==> flow/design.v <==
module DCT(input clk,
           input signed[11:0]a0,a1,a2,a3,a4,a5,a6,a7,
           output reg signed[11:0]b0,b1,b2,b3,b4,b5,b6,b7);
  wire [11:0] c1 = 12'b011111011000;
  wire [11:0] c2 = 12'b011101100100;
  wire [11:0] c3 = 12'b011010100110;
  wire [11:0] c4 = 12'b010110101000;
  wire [11:0] c5 = 12'b010001110001;
  wire [11:0] c6 = 12'b001100001111;
  wire [11:0] c7 = 12'b000110001111;
  wire signed [11:0] f07,f0_7,f16,f1_6,f25,f2_5,f34,f3_4;
  wire signed [11:0] f0734,f07_34,f1625,f16_25;
  wire signed [11:0] sum,diff;
  wire signed [11:0] x0,x1,x2,x3,x4,x5,x6,x7;
  wire signed[23:0]m8,m9,m10,m11,m12,m13,m14,m15,m16,m17,m18,m19,m20,m21,m22,m23,m24,m25,m26,m27;
  wire signed [23:0] m0,m1,m2,m3,m4,m5,m6,m7;
  reg [11:0] r0[7:0],r1[7:0],r2[7:0],r3[7:0],r4[7:0],r5[7:0],r6[7:0],r7 [7:0];
  wire [2:0] count = 0;
  add_sub B1(f07,f0_7,a0,a7);
  add_sub B2(f16,f1_6,a1,a6);
  add_sub B3(f25,f2_5,a2,a5);
  add_sub B4(f34,f3_4,a3,a4);
  add_sub B5(f0734,f07_34,f07,f34);
  add_sub B6(f1625,f16_25,f16,f25);
  add_sub B7(sum,diff,f0734,f1625);
  multiplier M1(m0,sum,c4);
  multiplier M2(m4,diff,c4);
  multiplier M3(m8,f07_34,c2);
  multiplier M4(m9,f16_25,c6);
  assign m2 = m8+m9;
  multiplier M5(m10,f07_34,c6);
  multiplier M6(m11,f16_25,c2);
  assign m6 = m10-m11;
  multiplier M7(m12,f0_7,c1);
  multiplier M8(m13,f0_7,c3);
  multiplier M9(m14,f0_7,c5);
  multiplier M10(m15,f0_7,c7);
  multiplier M11(m16,f1_6,c1);
  multiplier M12(m17,f1_6,c3);
  multiplier M13(m18,f1_6,c5);
  multiplier M14(m19,f1_6,c7);
  multiplier M15(m20,f2_5,c1);
  multiplier M16(m21,f2_5,c3);
  multiplier M17(m22,f2_5,c5);
  multiplier M18(m23,f2_5,c7);
  multiplier M19(m24,f3_4,c1);
  multiplier M20(m25,f3_4,c3);
  multiplier M21(m26,f3_4,c5);
  multiplier M22(m27,f3_4,c7);
  assign m1 = m12+m17+m22+m27;
  assign m3 = m13-m19-m20-m26;
  assign m5 = m14-m16+m23+m25;
  assign m7 = m15-m18+m21-m24;
  assign x0 = m0>>12;
  assign x1 = m1>>12;
  assign x2 = m2>>12;
  assign x3 = m3>>12;  
  assign x4 = m4>>12;
  assign x5 = m5>>12;
  assign x6 = m6>>12;
  assign x7 = m7>>12;
  always @(posedge clk)begin
    {b0,b1,b2,b3,b4,b5,b6,b7} <= {x0,x1,x2,x3,x4,x5,x6,x7};
  end
endmodule
module add_sub(
  output reg [11:0] sum,diff,                                           
  input [11:0] x,y                                                      
    );
always @(x or y)
begin
  sum=x+y;
  diff=x-y;
end
endmodule
module multiplier(
  output reg [23:0]out,
  input signed[11:0] x,y
);
  always @(x,y)begin
    out = x*y;
  end
endmodule
module block_mem(input clk,reset,wr,
		 input [11:0] in1,in2,in3,in4,in5,in6,in7,in8,
                 output reg [11:0] out0,out1,out2,out3,out4,out5,out6,out7
		);
  reg [11:0] mem_block[63:0];
reg [2:0] x,y;
  always@(posedge clk)
begin
	if(reset)
	begin
		x=0;
		y=0;
	end
	else if(wr==1)
	begin
      mem_block[(x*8)+0]<= in1;
      mem_block[(x*8)+1]<= in2;
      mem_block[(x*8)+2]<= in3;
      mem_block[(x*8)+3]<= in4;
      mem_block[(x*8)+4]<= in5;
      mem_block[(x*8)+5]<= in6;
      mem_block[(x*8)+6]<= in7;
      mem_block[(x*8)+7]<= in8;
		x<=x+1;
	end
  else if(wr==1'b0)
	begin
		out0 <=mem_block[y];
      out1 <=mem_block[8+y];
      out2 <=mem_block[16+y];
      out3 <=mem_block[24+y];
      out4 <=mem_block[32+y];
      out5 <=mem_block[40+y];
      out6 <=mem_block[48+y];
      out7 <=mem_block[56+y];
		y<= y+1;
	end
end
endmodule
module Full_DCT(input clk,wr_1,wr_2,reset,
           input [11:0]a0,a1,a2,a3,a4,a5,a6,a7,
           output signed[11:0]b0,b1,b2,b3,b4,b5,b6,b7);
  wire [11:0] r0,r1,r2,r3,r4,r5,r6,r7;
  DCT uut(clk,a0,a1,a2,a3,a4,a5,a6,a7,r0,r1,r2,r3,r4,r5,r6,r7);
  reg [11:0] R0,R1,R2,R3,R4,R5,R6,R7;
  wire [11:0] m10,m11,m12,m13,m14,m15,m16,m17;
  wire [11:0] m20,m21,m22,m23,m24,m25,m26,m27;
  reg dwr_1,dwr_2;
  always @(posedge clk)begin
    dwr_1 <= wr_1;
  end
  block_mem M1(clk,reset,dwr_1,
               r0,r1,r2,r3,r4,r5,r6,r7,
		       m10,m11,m12,m13,m14,m15,m16,m17
		      );
  always @(*) begin
    case(dwr_1)
      1'b0 : begin
            R0 = m10;
            R1 = m11;
            R2 = m12;
            R3 = m13;
            R4 = m14;
            R5 = m15;
            R6 = m16;
            R7 = m17;
      end
      default :begin
            R0 = 0;
            R1 = 0;
            R2 = 0;
            R3 = 0;
            R4 = 0;
            R5 = 0;
            R6 = 0;
            R7 = 0;
      end
      endcase
  end
  DCT uut1(clk,R0,R1,R2,R3,R4,R5,R6,R7,b0,b1,b2,b3,b4,b5,b6,b7);
endmodule
-- Reports on Full_DCT
The steps from the RTL of Full_DCT to its reports follow in flow order.
Line numbers count from 1 in the design file above.
Operators: Yosys type, input widths -> output width; for muxes data width and select width s.
Cell names lack the library's common part.
A cell with - has no value.
- top: Full_DCT
- clock input: clk
- library: sky130hd
- timing corner: tt_025C_1v80

-- Word-level counts
Yosys after proc, flatten, opt, wreduce and memory -nomap, before mapping. Enables and synchronous resets that opt folds into registers are not counted as muxes. Memory bits, and registers merged into a memory's read port (data or address), are not among the register bits. Print and check cells are not counted. Equal cells are merged and count once.
Yosys's memory passes give these memory sizes; they may raise the number of words (mostly to a power of two), join words into wider ones and drop unused or constant bits.
- muxes and demuxes: 42
- noted bitwise gates (word level): 2
- multipliers at 44
- noted add/sub/neg operators: 72
- noted reductions and logical operators: 1
- operators with widths (kind ; number):
    $mul 12x11->23 const B ; 12
    $mul 12x10->22 const B ; 12
    $mul 12x12->24 const B ; 8
    $mul 12x9->21 const B ; 12
    $add 24x24->24 ; 14
    $sub 24x24->24 ; 14
    $mux 12 ; 24
    $add 12x12->12 ; 14
    $sub 12x12->12 ; 14
    $mux 6 ; 16
    $add 6x3->6 const A ; 4
    $add 6x3->6 const B ; 4
    $add 5x3->6 const A ; 2
    $add 6x2->6 const B ; 2
    $add 3x1->3 const B ; 2
    $add 6x1->6 const B ; 1
    $add 4x3->5 const A ; 1
    $not 1->1 ; 2
    $reduce_and 2->1 ; 1
    $mux 1 ; 2
- input port bits at 100
- register bits at 199
- word-level cells: 181
- clocked read ports x word width: 96
- noted memory bits (writable): 768
- memory cells at 1
- memories (memory ; depth ; bits a word ; read ports ; wr ports ; RTL line ; text):
    M1.mem_block ; 64 ; 12 ; 8 ; 8 ; 88 ; reg [11:0] mem_block[63:0];

-- Depth
Yosys ltp: most cells in a row. Word level: on the elaborated netlist, between registers, memories and ports. Mapped: between sequential cells and ports; inverters and the memories' decode and read muxes count.
- depth after elaboration at 6
- ABC_AREA: 0
- depth in mapped cells at 51
- mapped depth without buffers at 50

-- Synthesis result
Yosys stat after the flow's synthesis: flattened, memories mapped to cells. It holds for the ABC_AREA given above (unset counts as 0); a run with the other value may have another netlist.
The area totals of this step are shown rounded.
- mapped cells: 15278
- mapped flip-flops: 1063
- sequential part of the area: 29900 um^2
- cell area after synthesis: 161000 um^2
- cell types (cell type ; number):
    fa_1 ; 2126
    ha_1 ; 2846
    edfxtp_1 ; 864
    inv_1 ; 3765
    xnor2_1 ; 941
    mux4_2 ; 192
    dfxtp_1 ; 199
    a21oi_1 ; 604
    xor2_1 ; 304
    nor2_1 ; 642
    o21ai_0 ; 362
    nand2_1 ; 326
    o21bai_1 ; 159
    a21o_1 ; 157
    mux2_2 ; 104
    nor2b_1 ; 182
    nand2b_1 ; 165
    nor3_1 ; 202
Not listed: further types 76, cells in them 1138.
By module: a second synthesis without flattening, with its own total; a netlist apart from the flattened one above.
- noted cell total of the unflattened synthesis: 33684
- area total of the unflattened synthesis: 312000 um^2
Rows give one instance, submodules left out.
- modules (module ; cells ; instances ; sequential area (um^2) ; area (um^2)):
    multiplier ; 620 ; 44 ; 0.0 ; 5430
    block_mem ; 1245 ; 1 ; 26100 ; 32000
    DCT ; 1385 ; 2 ; 1920 ; 12000
    add_sub ; 163 ; 14 ; 0.0 ; 1140
    Full_DCT ; 107 ; 1 ; 20.0 ; 698

-- Path before layout
Source: OpenSTA report_checks on the synthesized netlist (no wires, ideal clock, input and output delay 20% of the period each), path of least setup slack; recovery checks are left aside. Register names are those of the netlist, which keeps one name where synthesis merged equal registers.
- path kind: input-to-reg
- start point: input a6[2]
- end point: register uut.b3[11]
- noted setup slack: 0.402 ns
- stages on the path: 47
- path delay at 11.599 ns
- noted arrival time: 14.478 ns
- launch time at the first pin: 3.000 ns
- data required time at 14.879 ns
- noted input delay: 3.000 ns
- noted period: 15.0 ns
- period reached after synthesis at 14.598 ns
"path delay" = arrival - input delay + setup time.
"stages on the path" counts driving pins, that of a launching flip-flop among them; a cell with two outputs on the path counts twice.
"period reached after synthesis" = period - worst setup slack (recovery checks aside). The figure is calculated, with input and output delays left at 20% of the set period.
Between the ends stands the longest chain of elaborated cells between them, by number of cells; it is not shown to be the way that was timed. Of several equally long chains one is given.
Each line given opens the expression or statement behind the cell; cells for indexed reads and writes are added by Yosys, which also makes memories of some case tables.
- cell sequence: inv_1 ha_1 buf_2 o21a_1 o31a_1 or4_1 a311o_1 a21oi_1 o21bai_1 xnor2_1 inv_1 buf_2 buf_1 ha_1 inv_1 ha_1 inv_1 ha_1 (+11 left out) ha_1 inv_1 fa_1 fa_1 inv_1 fa_1 fa_1 inv_1 fa_1 ha_1 a21oi_1 inv_1 a31oi_1 a21oi_1 a211oi_1 xnor2_1 xnor2_1 xnor2_1
- length of the longest elaborated chain at 5
- noted elaborated cells on any way between the ends: 5
- RTL lines, path post-synthesis (item ; RTL line ; text):
    start, declared ; 124 ; input [11:0]a0,a1,a2,a3,a4,a5,a6,a7,
    $sub 12x12->12 ; 73 ; diff=x-y;
    $mul 12x10->22 ; 81 ; out = x*y;
    $sub 24x24->24 x3 ; 51 ; assign m3 = m13-m19-m20-m26;
    end, declared ; 3 ; output reg signed[11:0]b0,b1,b2,b3,b4,b5,b6,b7);

-- Path in the finished layout
Path of least setup slack in the final report of record 1 (OpenROAD, finished layout, wires in). Where an end is a register, its clock arrival counts in the times.
- path kind: input-to-reg
- start point: input a6[0]
- end point: register uut.b3[10]
- noted setup slack: 0.64 ns
- noted input delay: 2.90 ns
- data required time at 15.09 ns
- stages on the path: 51
- noted period: 14.5 ns
- launch time at the first pin: 2.90 ns
- noted arrival time: 14.45 ns
Between the ends stands the longest chain of elaborated cells between them, by number of cells; it is not shown to be the way that was timed. Of several equally long chains one is given.
- cell sequence: clkdlybuf4s50_1 ha_1 inv_1 fa_1 a21o_1 a21oi_1 o21bai_1 a21oi_1 buf_4 o21bai_1 a21oi_1 xnor2_1 inv_1 buf_4 fa_1 inv_1 ha_1 ha_1 (+15 left out) fa_1 inv_1 fa_1 inv_1 fa_1 inv_1 ha_1 o2111ai_1 a31oi_1 nand2_1 a21oi_1 buf_4 a31oi_2 a21oi_2 buf_4 and2_1 o21ai_0 a221oi_1
- length of the longest elaborated chain at 5
- noted elaborated cells on any way between the ends: 5
- RTL lines, path post-layout (item ; RTL line ; text):
    start, declared ; 124 ; input [11:0]a0,a1,a2,a3,a4,a5,a6,a7,
    $sub 12x12->12 ; 73 ; diff=x-y;
    $mul 12x10->22 ; 81 ; out = x*y;
    $sub 24x24->24 x3 ; 51 ; assign m3 = m13-m19-m20-m26;
    end, declared ; 3 ; output reg signed[11:0]b0,b1,b2,b3,b4,b5,b6,b7);

Add stored flow runs of Full_DCT

5 stored runs of Full_DCT in the flow (synthesis by Yosys, layout by OpenROAD, sky130hd cells), in arbitrary order. Constraints: input delay and output delay 20% of the set period each, output load 0.01 pF.
By "period achieved" is meant the clock period of the run minus its worst setup slack. This is arithmetic on one report: input and output delays are still those of the set period (20% each).
By "critical path time" is meant the share of the clock period that the worst setup path is allowed (20% is reserved at inputs, 20% at outputs), minus its slack. Clock arrival times at its registers enter into it.
Values from the reports are rounded here.

Record 1
Settings were SETUP_SLACK_MARGIN = 0.12; period_ns = 14.5; CAP_MARGIN = 20; CORE_MARGIN = 2; CORE_UTILIZATION = 40; SLEW_MARGIN = 20
- post-synthesis cell area: 161000 um^2
- noted the die size: 408000 um^2
- noted the standard-cell area after layout: 177000 um^2
- post-route utilization: 0.442
- worst slack on setup checks at 0.638 ns
- total negative slack on setup checks at 0.000 ns
- noted the post-route worst hold slack: 0.548 ns
- period achieved: 13.862 ns
- noted the critical path time: 10.96 ns
- critical path kind: input-to-reg

Record 2
Settings were CAP_MARGIN = 40; CELL_PAD_IN_SITES_DETAIL_PLACEMENT = 1; CORE_MARGIN = 7; CORE_UTILIZATION = 67; CTS_CLUSTER_DIAMETER = 270; GPL_ROUTABILITY_DRIVEN = 1; GPL_TIMING_DRIVEN = 0; MAX_ROUTING_LAYER = met4; PLACE_DENSITY = 0.63; SETUP_SLACK_MARGIN = 1.08; SLEW_MARGIN = 30; TNS_END_PERCENT = 40; period_ns = 8.19
- no results, placement failed with DPL-0033

Record 3
Settings were ABC_AREA = 0; CAP_MARGIN = 30; CORE_UTILIZATION = 20; GPL_ROUTABILITY_DRIVEN = 0; MAX_ROUTING_LAYER = met4; MIN_ROUTING_LAYER = met1; PLACE_DENSITY_LB_ADDON = 0.29; SETUP_SLACK_MARGIN = 1.58; SLEW_MARGIN = 0; TNS_END_PERCENT = 90; period_ns = 18.5; CORE_MARGIN = 2
- post-synthesis cell area: 161000 um^2
- noted the die size: 812000 um^2
- noted the standard-cell area after layout: 182000 um^2
- post-route utilization: 0.227
- worst slack on setup checks at 2.81 ns
- total negative slack on setup checks at 0.000 ns
- noted the post-route worst hold slack: 0.539 ns
- period achieved: 15.692 ns
- noted the critical path time: 11.99 ns
- critical path kind: input-to-reg

Record 4
Settings were ABC_AREA = 1; CAP_MARGIN = 10; CORE_ASPECT_RATIO = 1.3; CORE_UTILIZATION = 69; CTS_CLUSTER_SIZE = 24; MAX_ROUTING_LAYER = met4; MIN_ROUTING_LAYER = met1; SLEW_MARGIN = 35; period_ns = 15.0; CORE_MARGIN = 2
- post-synthesis cell area: 167000 um^2
- noted the die size: 246000 um^2
- noted the standard-cell area after layout: 178000 um^2
- post-route utilization: 0.74
- worst slack on setup checks at 0.900 ns
- total negative slack on setup checks at 0.000 ns
- noted the post-route worst hold slack: 0.542 ns
- period achieved: 14.100 ns
- noted the critical path time: 11.10 ns
- critical path kind: input-to-reg

Record 5
Settings were CORE_MARGIN = 8; CTS_CLUSTER_DIAMETER = 270; MAX_ROUTING_LAYER = met4; PLACE_DENSITY = 0.63; period_ns = 15.0; CAP_MARGIN = 20; CORE_UTILIZATION = 40; SLEW_MARGIN = 20
- post-synthesis cell area: 161000 um^2
- noted the die size: 423000 um^2
- noted the standard-cell area after layout: 176000 um^2
- post-route utilization: 0.439
- worst slack on setup checks at 0.733 ns
- total negative slack on setup checks at 0.000 ns
- noted the post-route worst hold slack: 0.519 ns
- period achieved: 14.267 ns
- noted the critical path time: 11.27 ns
- critical path kind: input-to-reg
